==> flow/design.v <==
module  CONV(
	input		clk,
	input		reset,
	output	reg	busy,	
	input		ready,	
	output	reg [11:0]	iaddr,
	input	signed [19:0] idata,	
	output	 reg cwr,
	output	 reg [11:0]	caddr_wr,
	output	 reg [19:0]	cdata_wr,
	output	 reg	crd,
	output	 reg [11:0]	caddr_rd,
	input	 [19:0]	cdata_rd,
	output reg 	[2:0] 	csel
	);
	reg [11:0] image_addr;
	reg [11:0] L1_image_addr;
	reg [9:0] L1_write_addr;
	wire [11:0] L1_image_addr1;
	wire [11:0] L1_image_addr2;
	wire [11:0] L1_image_addr3;
	wire [11:0] image_addr1;
	wire [11:0] image_addr2;
	wire [11:0] image_addr3;
	wire [11:0] image_addr4;
	wire [11:0] image_addr5;
	wire [11:0] image_addr6;
	wire [11:0] image_addr7;
	wire [11:0] image_addr8;
	reg [2:0] state , next_state;
	reg [3:0] kernel_count;
	reg signed	[19:0] ker;
	reg signed [19:0] cdata_max;
	reg signed [39:0] gray_data;
	reg signed [39:0] L0_conv_data;
	wire signed [39:0] L0_round_data;
	wire signed [19:0] L0_relu_data;
	wire zero_padding;
	parameter  INIT = 3'b000 ;
	parameter  L0_READ = 3'b001 ;
	parameter  RELU = 3'b010 ;
	parameter  L0_WRITE = 3'b011 ;
	parameter  L1_INIT = 3'b100 ;
	parameter  L1_READ = 3'b101 ;
	parameter  L1_WRITE = 3'b110 ;
	parameter  FINISH = 3'b111 ;
always @(posedge clk or posedge reset) begin
	if (reset) begin
		state <= INIT;
	end
	else begin
		state <= next_state;
	end
end
always@(*)begin
    case (state)
        INIT:begin
			if(ready) next_state =  L0_READ;
            else next_state = INIT;
		end 
        L0_READ :begin
			if(kernel_count == 4'd10) next_state = RELU;
			else next_state = L0_READ;
		end 
		RELU :begin
			next_state = L0_WRITE;
		end 
		L0_WRITE: begin
			if(image_addr == 12'd4095) next_state = L1_INIT;
			else next_state = L0_READ;
		end
		L1_INIT: begin
			 next_state = L1_READ;
		end
		L1_READ: begin
			 if(kernel_count ==  4'd6) next_state = L1_WRITE;
			 else next_state = L1_READ;
		end
		L1_WRITE: begin
			 if(L1_write_addr == 10'd1023) next_state = FINISH;
			 else next_state = L1_READ;
		end
		FINISH: begin
			 next_state = FINISH;
		end
        default: begin
			next_state = FINISH;
		end
    endcase
end
always @(*) begin
    case (state)
        INIT: begin
                busy = 0;
				cwr =  0;
				csel = 3'b000;
				crd = 0;
        end 
        L0_READ: begin
                busy = 1;
				cwr =  0;
				csel = 3'b000;
				crd = 0; 
        end
		RELU: begin
				busy = 1;
				cwr =  0;
				csel = 3'b000;
				crd = 0;
		end
		L0_WRITE: begin
				busy = 1;
				cwr =  1;
				csel = 3'b001;
				crd = 0;
		end
		L1_INIT:begin
				busy = 1;
				cwr =  0;
				csel = 3'b000;
				crd = 0;
		end
		L1_READ:begin
				busy = 1;
				cwr =  0;
				csel = 3'b001;
				crd =  1;
		end
		L1_WRITE:begin
				busy = 1;
				cwr =  1;
				csel = 3'b011;
				crd =  0;
		end
        FINISH: begin
                busy = 0;
				cwr =  0;
				csel = 3'b000;
				crd = 0;
        end
        default: begin
                busy = 0;
				cwr =  0;
				csel = 3'b000;
				crd = 0;
		end
    endcase
end
always @(posedge clk) begin
	if(state == INIT) begin
		image_addr <= 12'b0;
	end
	else if(state == L0_WRITE ) begin
		image_addr <= image_addr + 1;
	end
end
assign image_addr1 = image_addr-12'b000001000001;
assign image_addr2 = image_addr1+12'b000000000001;
assign image_addr3 = image_addr2+12'b000000000001;
assign image_addr4 = image_addr-12'b000000000001;
assign image_addr5 = image_addr+12'b000000000001;
assign image_addr6 = image_addr+12'b000000111111;
assign image_addr7 = image_addr6+12'b000000000001;
assign image_addr8 = image_addr7+12'b000000000001;
always @(posedge clk ) begin
	case (kernel_count)
		4'd0: 	iaddr <= image_addr;
		4'd1: 	iaddr <= image_addr1;
		4'd2: 	iaddr <= image_addr2;
		4'd3:	iaddr <= image_addr3;
		4'd4:	iaddr <= image_addr4;
		4'd5:	iaddr <= image_addr5;
		4'd6:	iaddr <= image_addr6;
		4'd7:	iaddr <= image_addr7;
		4'd8:	iaddr <= image_addr8;
		default: begin
		end
	endcase
end
assign zero_padding = 	 ((image_addr[11:6] == 6'b000000) && (kernel_count==4'd2||kernel_count==4'd3||kernel_count==4'd4))
						||((image_addr[11:6] == 6'b111111) && (kernel_count==4'd7||kernel_count==4'd8||kernel_count==4'd9))
						||((image_addr[5:0] == 6'b000000) && (kernel_count==4'd2||kernel_count==4'd5||kernel_count==4'd7))
						||((image_addr[5:0]	== 6'b111111) && (kernel_count==4'd4||kernel_count==4'd6||kernel_count==4'd9));
always@(*) begin
	if(reset) begin
		ker = 20'HF8F71;
	end
	else begin
		case (kernel_count)
			4'd1:	ker = 20'HF8F71;
			4'd2:	ker = 20'H0A89E;
			4'd3:	ker = 20'H092D5;
			4'd4:	ker = 20'H06D43;
			4'd5:	ker = 20'H01004;
			4'd6:	ker = 20'HF6E54;
			4'd7:	ker = 20'HFA6D7;
			4'd8:	ker = 20'HFC834;
			4'd9:	ker = 20'HFAC19;
			default:ker = 20'H00000;
		endcase
	end
end
always @(posedge clk) begin
	if(state == INIT) begin
		gray_data <= 20'sb0;
	end
	else if(state == L0_READ ) begin
		case (kernel_count)
			4'd1: 	gray_data  <= (zero_padding)?20'sb0:idata*ker;
			4'd2: 	gray_data  <= (zero_padding)?20'sb0:idata*ker;
			4'd3:	gray_data  <= (zero_padding)?20'sb0:idata*ker;
			4'd4:	gray_data  <= (zero_padding)?20'sb0:idata*ker;
			4'd5:	gray_data  <= (zero_padding)?20'sb0:idata*ker;
			4'd6:	gray_data  <= (zero_padding)?20'sb0:idata*ker;
			4'd7:	gray_data  <= (zero_padding)?20'sb0:idata*ker;
			4'd8:	gray_data  <= (zero_padding)?20'sb0:idata*ker; 
			4'd9: 	gray_data  <= (zero_padding)?20'sb0:idata*ker;
			default: begin
				gray_data  <= 20'sb0;
			end
		endcase
	end
end
always @(posedge clk) begin
	if(state == INIT || state == RELU || state == L1_WRITE) begin
		kernel_count <= 4'b0;
	end
	else if(state == L0_READ ) begin
		kernel_count <= kernel_count + 1;
	end
	else if (state == L1_READ)begin
		kernel_count <= kernel_count + 1;
	end
end
always@(posedge clk or posedge reset) 
begin
	if(reset) begin
		L0_conv_data <= 0;
    end else if (state == L0_WRITE) begin 
        L0_conv_data <= 0;       
    end else begin 
        L0_conv_data <= L0_conv_data + gray_data;
    end
end
assign L0_round_data = (state == RELU && L0_conv_data[15] ) ? 
						(L0_conv_data+40'h0013110000):(L0_conv_data+40'h0013100000);
assign L0_relu_data =  (L0_round_data>0) ? L0_round_data[35:16] :20'b0; 
always @(posedge clk or posedge reset) begin
	if(reset)begin
		cdata_wr <= 0;
	end
	else begin
		case (state)
			INIT:		cdata_wr <= 0;
			L0_READ:	cdata_wr <= 0;
			RELU:		cdata_wr <= L0_relu_data;
			L0_WRITE:	cdata_wr <= cdata_wr;
			L1_INIT:	cdata_wr <= 0;
			L1_READ:	cdata_wr <= (kernel_count == 4'd6)?cdata_max:0;
			L1_WRITE:	cdata_wr <= 0;
			FINISH: 	cdata_wr <= 0;
			default: 	cdata_wr <= 0;
		endcase
	end
end
always @(posedge clk or posedge reset) begin
	if(reset)begin
		caddr_wr <= 0;
	end
	else begin
		case (state)
			INIT:		caddr_wr <= image_addr;
			L0_READ:	caddr_wr <= image_addr;
			RELU:		caddr_wr <= image_addr;
			L0_WRITE:	caddr_wr <= image_addr;
			L1_INIT:	caddr_wr <= L1_write_addr;
			L1_READ:	caddr_wr <= L1_write_addr;
			L1_WRITE:	caddr_wr <= L1_write_addr;
			FINISH: 	caddr_wr <= 0;
			default: 	begin
			end
		endcase
	end
end
always @(posedge clk or posedge reset) begin
	if (reset) begin
		L1_image_addr <=12'b0; 
	end
	else if(state == L1_WRITE) begin
		if(L1_image_addr[5:0] == 6'b111110)
			L1_image_addr <= L1_image_addr +12'b000001000010;
		else 
			L1_image_addr <= L1_image_addr +12'b000000000010;	
	end
end
assign L1_image_addr1 = L1_image_addr + 12'd1;
assign L1_image_addr2 = L1_image_addr + 12'd64;
assign L1_image_addr3 = L1_image_addr + 12'd65;
always @(posedge clk or posedge reset) begin
	if (reset) begin
		L1_write_addr <= 10'b0;
	end
	else if (state == L1_WRITE)begin
		L1_write_addr <= L1_write_addr +1;
	end
end
always@(posedge clk or posedge reset) begin
	if(reset) begin
		caddr_rd <= 12'b0;
	end
	else if (state == L1_READ)begin
		case (kernel_count)
			4'd1:	caddr_rd  <= L1_image_addr;
			4'd2:	caddr_rd  <= L1_image_addr1;
			4'd3:	caddr_rd  <= L1_image_addr2;
			4'd4:	caddr_rd  <= L1_image_addr3;
			default: caddr_rd <=  12'b0;
		endcase
	end
end
always@(posedge clk or posedge reset)begin
	if(reset) begin
		cdata_max <= 20'b0;
	end
	else if(state == L1_READ)begin
		case (kernel_count)
			4'd0:  	cdata_max  <= 20'b0;
			4'd1:  	cdata_max  <= 20'b0;
			4'd2:	cdata_max  <= (cdata_max >= cdata_rd)?cdata_max:cdata_rd;
			4'd3:	cdata_max  <= (cdata_max >= cdata_rd)?cdata_max:cdata_rd;
			4'd4:	cdata_max  <= (cdata_max >= cdata_rd)?cdata_max:cdata_rd;
			4'd5:	cdata_max  <= (cdata_max >= cdata_rd)?cdata_max:cdata_rd;
			default: begin
			end
		endcase
	end
end
endmodule
======== Tool chain data of CONV ========
The steps from the RTL of CONV to its reports follow in flow order.
Lines are those of the file above, counted from 1.
Library cell names are shortened.
A cell with -- has no value.
design
  design top .............................. CONV
  clock input ............................. clk
  standard-cell library ................... sky130hd
  timing corner ........................... tt_025C_1v80

======== Word level ========
Source: Yosys, flattened and elaborated, memories not mapped. Widths are those after wreduce. Print and check cells do not count.
Yosys's memory passes give these memory sizes; they may raise the number of words (mostly to a power of two), join words into wider ones and drop unused or constant bits.
cells by class
  add/subtract/negate cells ............... 19
  multiply operators ...................... 1
  divide/modulo/power cells ............... 0
  order comparisons ....................... 2
  equal/unequal tests ..................... 23
  shifts and indexed selects .............. 0
  mux-type cells .......................... 24
  bitwise logic cells ..................... 0
  reduce/logical cells .................... 32
operators with widths
  operator                                                 count
  multiplier 20 x 20 -> 40 bit                             1
  two-way mux 40 bit                                       4
  case mux 12 bit (select 9 bit)                           1
  adder 12 x 1 -> 12 bit with constant B                   7
  adder 40 x 29 -> 40 bit with constant B                  2
  two-way mux 20 bit                                       4
  case mux 20 bit (select 3 bit)                           1
  case mux 12 bit (select 4 bit)                           1
  greater-than comparator 40 x 1 -> 1 bit with constant B  1
  adder 40 bit                                             1
  case mux 20 bit (select 2 bit)                           1
  adder 12 x 7 -> 12 bit with constant B                   3
  case mux 12 bit (select 3 bit)                           1
  case mux 3 bit (select 8 bit)                            1
  greater-or-equal comparator 20 bit                       1
  == test 6 bit with constant B                            3
  == test 4 x 3 -> 1 bit with constant B                   4
  two-way mux 4 bit                                        4
  logical OR 1 bit                                         13
  subtractor 12 x 1 -> 12 bit with constant B              1
  == test 12 bit with constant B                           1
  adder 12 x 2 -> 12 bit with constant B                   1
  adder 12 x 6 -> 12 bit with constant B                   1
  subtractor 12 x 7 -> 12 bit with constant B              1
  == test 3 bit with constant B                            4
  == test 4 bit with constant B                            3
  zero test 6 bit                                          2
  two-way mux 12 bit                                       1
Other operator kinds: 23; their cells: 32.
bit counts
  flip-flop bits (word level) ............. 197
  latch bits .............................. 0
  RAM bits ................................ 0
  memory bits (read-only) ................. 360
  clocked read ports x word width ......... 20
  memories ................................ 2
  input bits .............................. 43
  output and inout bits ................... 62
  elaborated cells ........................ 115
memories
  name              depth  width  rd ports  wr ports  line  RTL
  (name not given)  16     20     1         0         189   case (kernel_count)
  (name not given)  8      5      1         0         92    case (state)

======== Depth ========
Yosys ltp: most cells in a row. Word level: on the elaborated netlist, between registers, memories and ports. Mapped: between sequential cells and ports; inverters and the memories' decode and read muxes count.
logic depth
  depth after elaboration ................. 9
  ABC_AREA ................................ 0
  depth in mapped cells ................... 28
  depth with buffers taken out ............ 26

======== After synthesis ========
Yosys stat after the flow's synthesis: flattened, memories mapped to cells. It holds for the ABC_AREA given above (unset counts as 0); a run with the other value may have another netlist.
synthesis totals
  cells in the netlist .................... 3191
  synthesis area .......................... 28228.3 sq um
  sequential area ......................... 5024.8 sq um
  flip-flop cells ......................... 213
  buffer cells ............................ 144
cell types
  type      count  total area (sq um)
  fa_1      413    8267.93
  dfrtp_1   128    3.2E+03
  ha_1      193    2.41E+03
  inv_1     560    2.1E+03
  dfxtp_1   73     1.46E+03
  nand2_1   313    1.17E+03
  xnor2_1   100    875.84
  nor2_1    233    874.589
  o21ai_0   128    640.614
  and2_1    100    625.6
  a21oi_1   124    620.595
  nor2b_1   94     588.064
  xor2_1    61     534.262
  clkbuf_1  125    469.2
  edfxtp_1  12     360.346
  a22oi_1   46     345.331
  mux2i_1   31     310.298
  a21o_1    39     292.781
Other cell types: 76; their cells: 418.

======== Worst setup path after synthesis ========
Source: OpenSTA report_checks on the synthesized netlist (no wires, ideal clock, input and output delay 20% of the period each), path of least setup slack; recovery checks are left aside. Register names are those of the netlist, which keeps one name where synthesis merged equal registers.
timing path after synthesis
  path kind ............................... input to register
  start point ............................. input port reset
  end point ............................... register gray_data[39]
  period .................................. 10000 ps
  external input delay .................... 2000 ps
  library setup time ...................... 117 ps
  time at the first pin ................... 2000 ps
  arrival ................................. 9072 ps
  required time ........................... 9883 ps
  setup slack ............................. 811 ps
  delay of the path ....................... 7189 ps
  stages .................................. 27
  buffers on the path ..................... 4
  period reached after synthesis .......... 9189 ps
"delay of the path" = arrival - input delay + setup time.
"stages" counts driving pins, that of a launching flip-flop among them; a cell with two outputs on the path counts twice.
"period reached after synthesis" is the clock period less the worst setup slack; recovery checks do not enter. This is arithmetic on one report: input and output delays are still those of the set period (20% each).
The rows between start and end are the longest chain of elaborated cells between them; the timing report does not say that the signal goes this way. Where chains are equally long, one stands for them.
A line is the first line of the expression or statement that the cell stems from. Yosys adds cells for indexed reads and writes and turns some case tables into memories.
At most two assigning lines are given for a register; there are more.
on the way, after synthesis
  cell sequence ........................... clkbuf_1 > clkbuf_1 > nor2_1 > clkbuf_1 > nor2b_1 > fa_1 > inv_1 > fa_1 > fa_1 > inv_1 > fa_1 > fa_1 > fa_1 > inv_1 > fa_1 > inv_1 > ha_1 > clkbuf_1 > nand3_1 > o211ai_1 > or3b_2 > a21oi_1 > o31ai_2 > a2111oi_2 > o31ai_1 > xnor2_1 > a22o_1
  length of the longest elaborated chain .. 4
  elaborated cells between the ends (all ways) .. 4
  classes of those cells .................. mul (1); mux (3)
ends and longest elaborated chain, after synthesis
  element                       line  RTL
  start, declared               3     input reset,
  two-way mux 20 bit            185   if(reset) begin
  multiplier 20 x 20 -> 40 bit  217   4'd9: gray_data <= (zero_padding)?20'sb0:idata*ker;
  two-way mux 40 bit            217
  two-way mux 40 bit            208   case (kernel_count)
  end, assigned                 209   4'd1: gray_data <= (zero_padding)?20'sb0:idata*ker;
  end, assigned                 210   4'd2: gray_data <= (zero_padding)?20'sb0:idata*ker;
  end, declared                 34    reg signed [39:0] gray_data;

======== Path in the finished layout ========
From the final timing report of job 1: the path of least setup slack in the routed layout; clock arrival at registers is part of the times.
The report prints the path's times to 10 ps; the period is as set.
timing path after layout
  path kind ............................... input to register
  start point ............................. input port idata[5]
  end point ............................... register gray_data[38]
  period .................................. 12700 ps
  external input delay .................... 2540 ps
  library setup time ...................... 100 ps
  time at the first pin ................... 2540 ps
  arrival ................................. 11110 ps
  required time ........................... 13120 ps
  setup slack ............................. 2010 ps
  stages .................................. 24
  buffers on the path ..................... 1
The rows between start and end are the longest chain of elaborated cells between them; the timing report does not say that the signal goes this way. Where chains are equally long, one stands for them.
At most two assigning lines are given for a register; there are more.
on the way, after layout
  cell sequence ........................... clkdlybuf4s50_1 > clkinv_1 > nor2_1 > fa_1 > inv_1 > fa_1 > fa_1 > fa_1 > inv_1 > fa_1 > fa_1 > inv_1 > fa_1 > inv_1 > ha_1 > o21ai_0 > a21oi_1 > a221o_1 > a21oi_1 > a211oi_1 > o31ai_1 > o21ai_0 > xor2_1 > a22o_1
  length of the longest elaborated chain .. 3
  elaborated cells between the ends (all ways) .. 3
  classes of those cells .................. mul (1); mux (2)
ends and longest elaborated chain, after layout
  element                       line  RTL
  start, declared               7     input signed [19:0] idata,
  multiplier 20 x 20 -> 40 bit  217   4'd9: gray_data <= (zero_padding)?20'sb0:idata*ker;
  two-way mux 40 bit            217
  two-way mux 40 bit            208   case (kernel_count)
  end, assigned                 209   4'd1: gray_data <= (zero_padding)?20'sb0:idata*ker;
  end, assigned                 210   4'd2: gray_data <= (zero_padding)?20'sb0:idata*ker;
  end, declared                 34    reg signed [39:0] gray_data;

FLOW RESULTS
============

Stored flow runs of CONV (5 of them; Yosys, OpenROAD, sky130hd). They differ in their settings and are not a sequence. Constraints: input delay and output delay 20% of the set period each, output load 0.01 pF.
"period achieved" is the run's clock period less its worst setup slack. It is reckoned from that one timing run; input and output delays stay at 20% of the period that was set.

---- job 1 ----
settings
  CORE_ASPECT_RATIO = 0.54
  CORE_UTILIZATION = 72
  CTS_CLUSTER_SIZE = 96
  MAX_ROUTING_LAYER = met4
  PLACE_DENSITY_LB_ADDON = 0.0
  SETUP_SLACK_MARGIN = 1.66
  SLEW_MARGIN = 25
  TNS_END_PERCENT = 15
  period_ns = 12.7
  CAP_MARGIN = 20
  CORE_MARGIN = 2
results
  setup TNS ............................... 0 ps
  period achieved ......................... 10692 ps
  utilization after layout ................ 0.779
  overall die area ........................ 40882.1 sq um
  worst setup slack after layout .......... 2008 ps
  Yosys chip area after synthesis ......... 28228.3 sq um

---- job 2 ----
settings
  ABC_AREA = 0
  CAP_MARGIN = 30
  CELL_PAD_IN_SITES_DETAIL_PLACEMENT = 2
  CORE_UTILIZATION = 40
  CTS_CLUSTER_DIAMETER = 202
  GPL_ROUTABILITY_DRIVEN = 0
  PLACE_DENSITY_LB_ADDON = 0.19
  SETUP_SLACK_MARGIN = 1.78
  SLEW_MARGIN = 20
  period_ns = 5.93
  CORE_MARGIN = 2
results
  did not finish, routing stopped with GRT-0232

---- job 3 ----
settings
  ABC_AREA = 1
  CAP_MARGIN = 40
  CELL_PAD_IN_SITES_GLOBAL_PLACEMENT = 3
  CORE_ASPECT_RATIO = 1.63
  CORE_MARGIN = 8
  CORE_UTILIZATION = 72
  CTS_CLUSTER_SIZE = 66
  GPL_ROUTABILITY_DRIVEN = 0
  MAX_ROUTING_LAYER = met4
  PLACE_DENSITY_LB_ADDON = 0.0
  SLEW_MARGIN = 25
  TNS_END_PERCENT = 15
  period_ns = 6.88
results
  did not finish, placement stopped with FLW-0024

---- job 4 ----
settings
  CELL_PAD_IN_SITES_GLOBAL_PLACEMENT = 1
  CORE_ASPECT_RATIO = 0.54
  CORE_MARGIN = 8
  CORE_UTILIZATION = 72
  CTS_CLUSTER_SIZE = 96
  GPL_ROUTABILITY_DRIVEN = 0
  MAX_ROUTING_LAYER = met5
  PLACE_DENSITY_LB_ADDON = 0.0
  SETUP_SLACK_MARGIN = 1.66
  SLEW_MARGIN = 25
  TNS_END_PERCENT = 15
  period_ns = 12.7
  CAP_MARGIN = 20
results
  did not finish, placement stopped with FLW-0024

---- job 5 ----
settings
  CAP_MARGIN = 30
  CORE_MARGIN = 10
  CORE_UTILIZATION = 51
  CTS_CLUSTER_DIAMETER = 216
  GPL_TIMING_DRIVEN = 0
  HOLD_SLACK_MARGIN = 0.17
  PLACE_DENSITY_LB_ADDON = 0.13
  SETUP_SLACK_MARGIN = 2.4
  SLEW_MARGIN = 10
  period_ns = 10.0
results
  setup TNS ............................... 0 ps
  period achieved ......................... 8365 ps
  utilization after layout ................ 0.607
  overall die area ........................ 65160.2 sq um
  worst setup slack after layout .......... 1635 ps
  Yosys chip area after synthesis ......... 28228.3 sq um
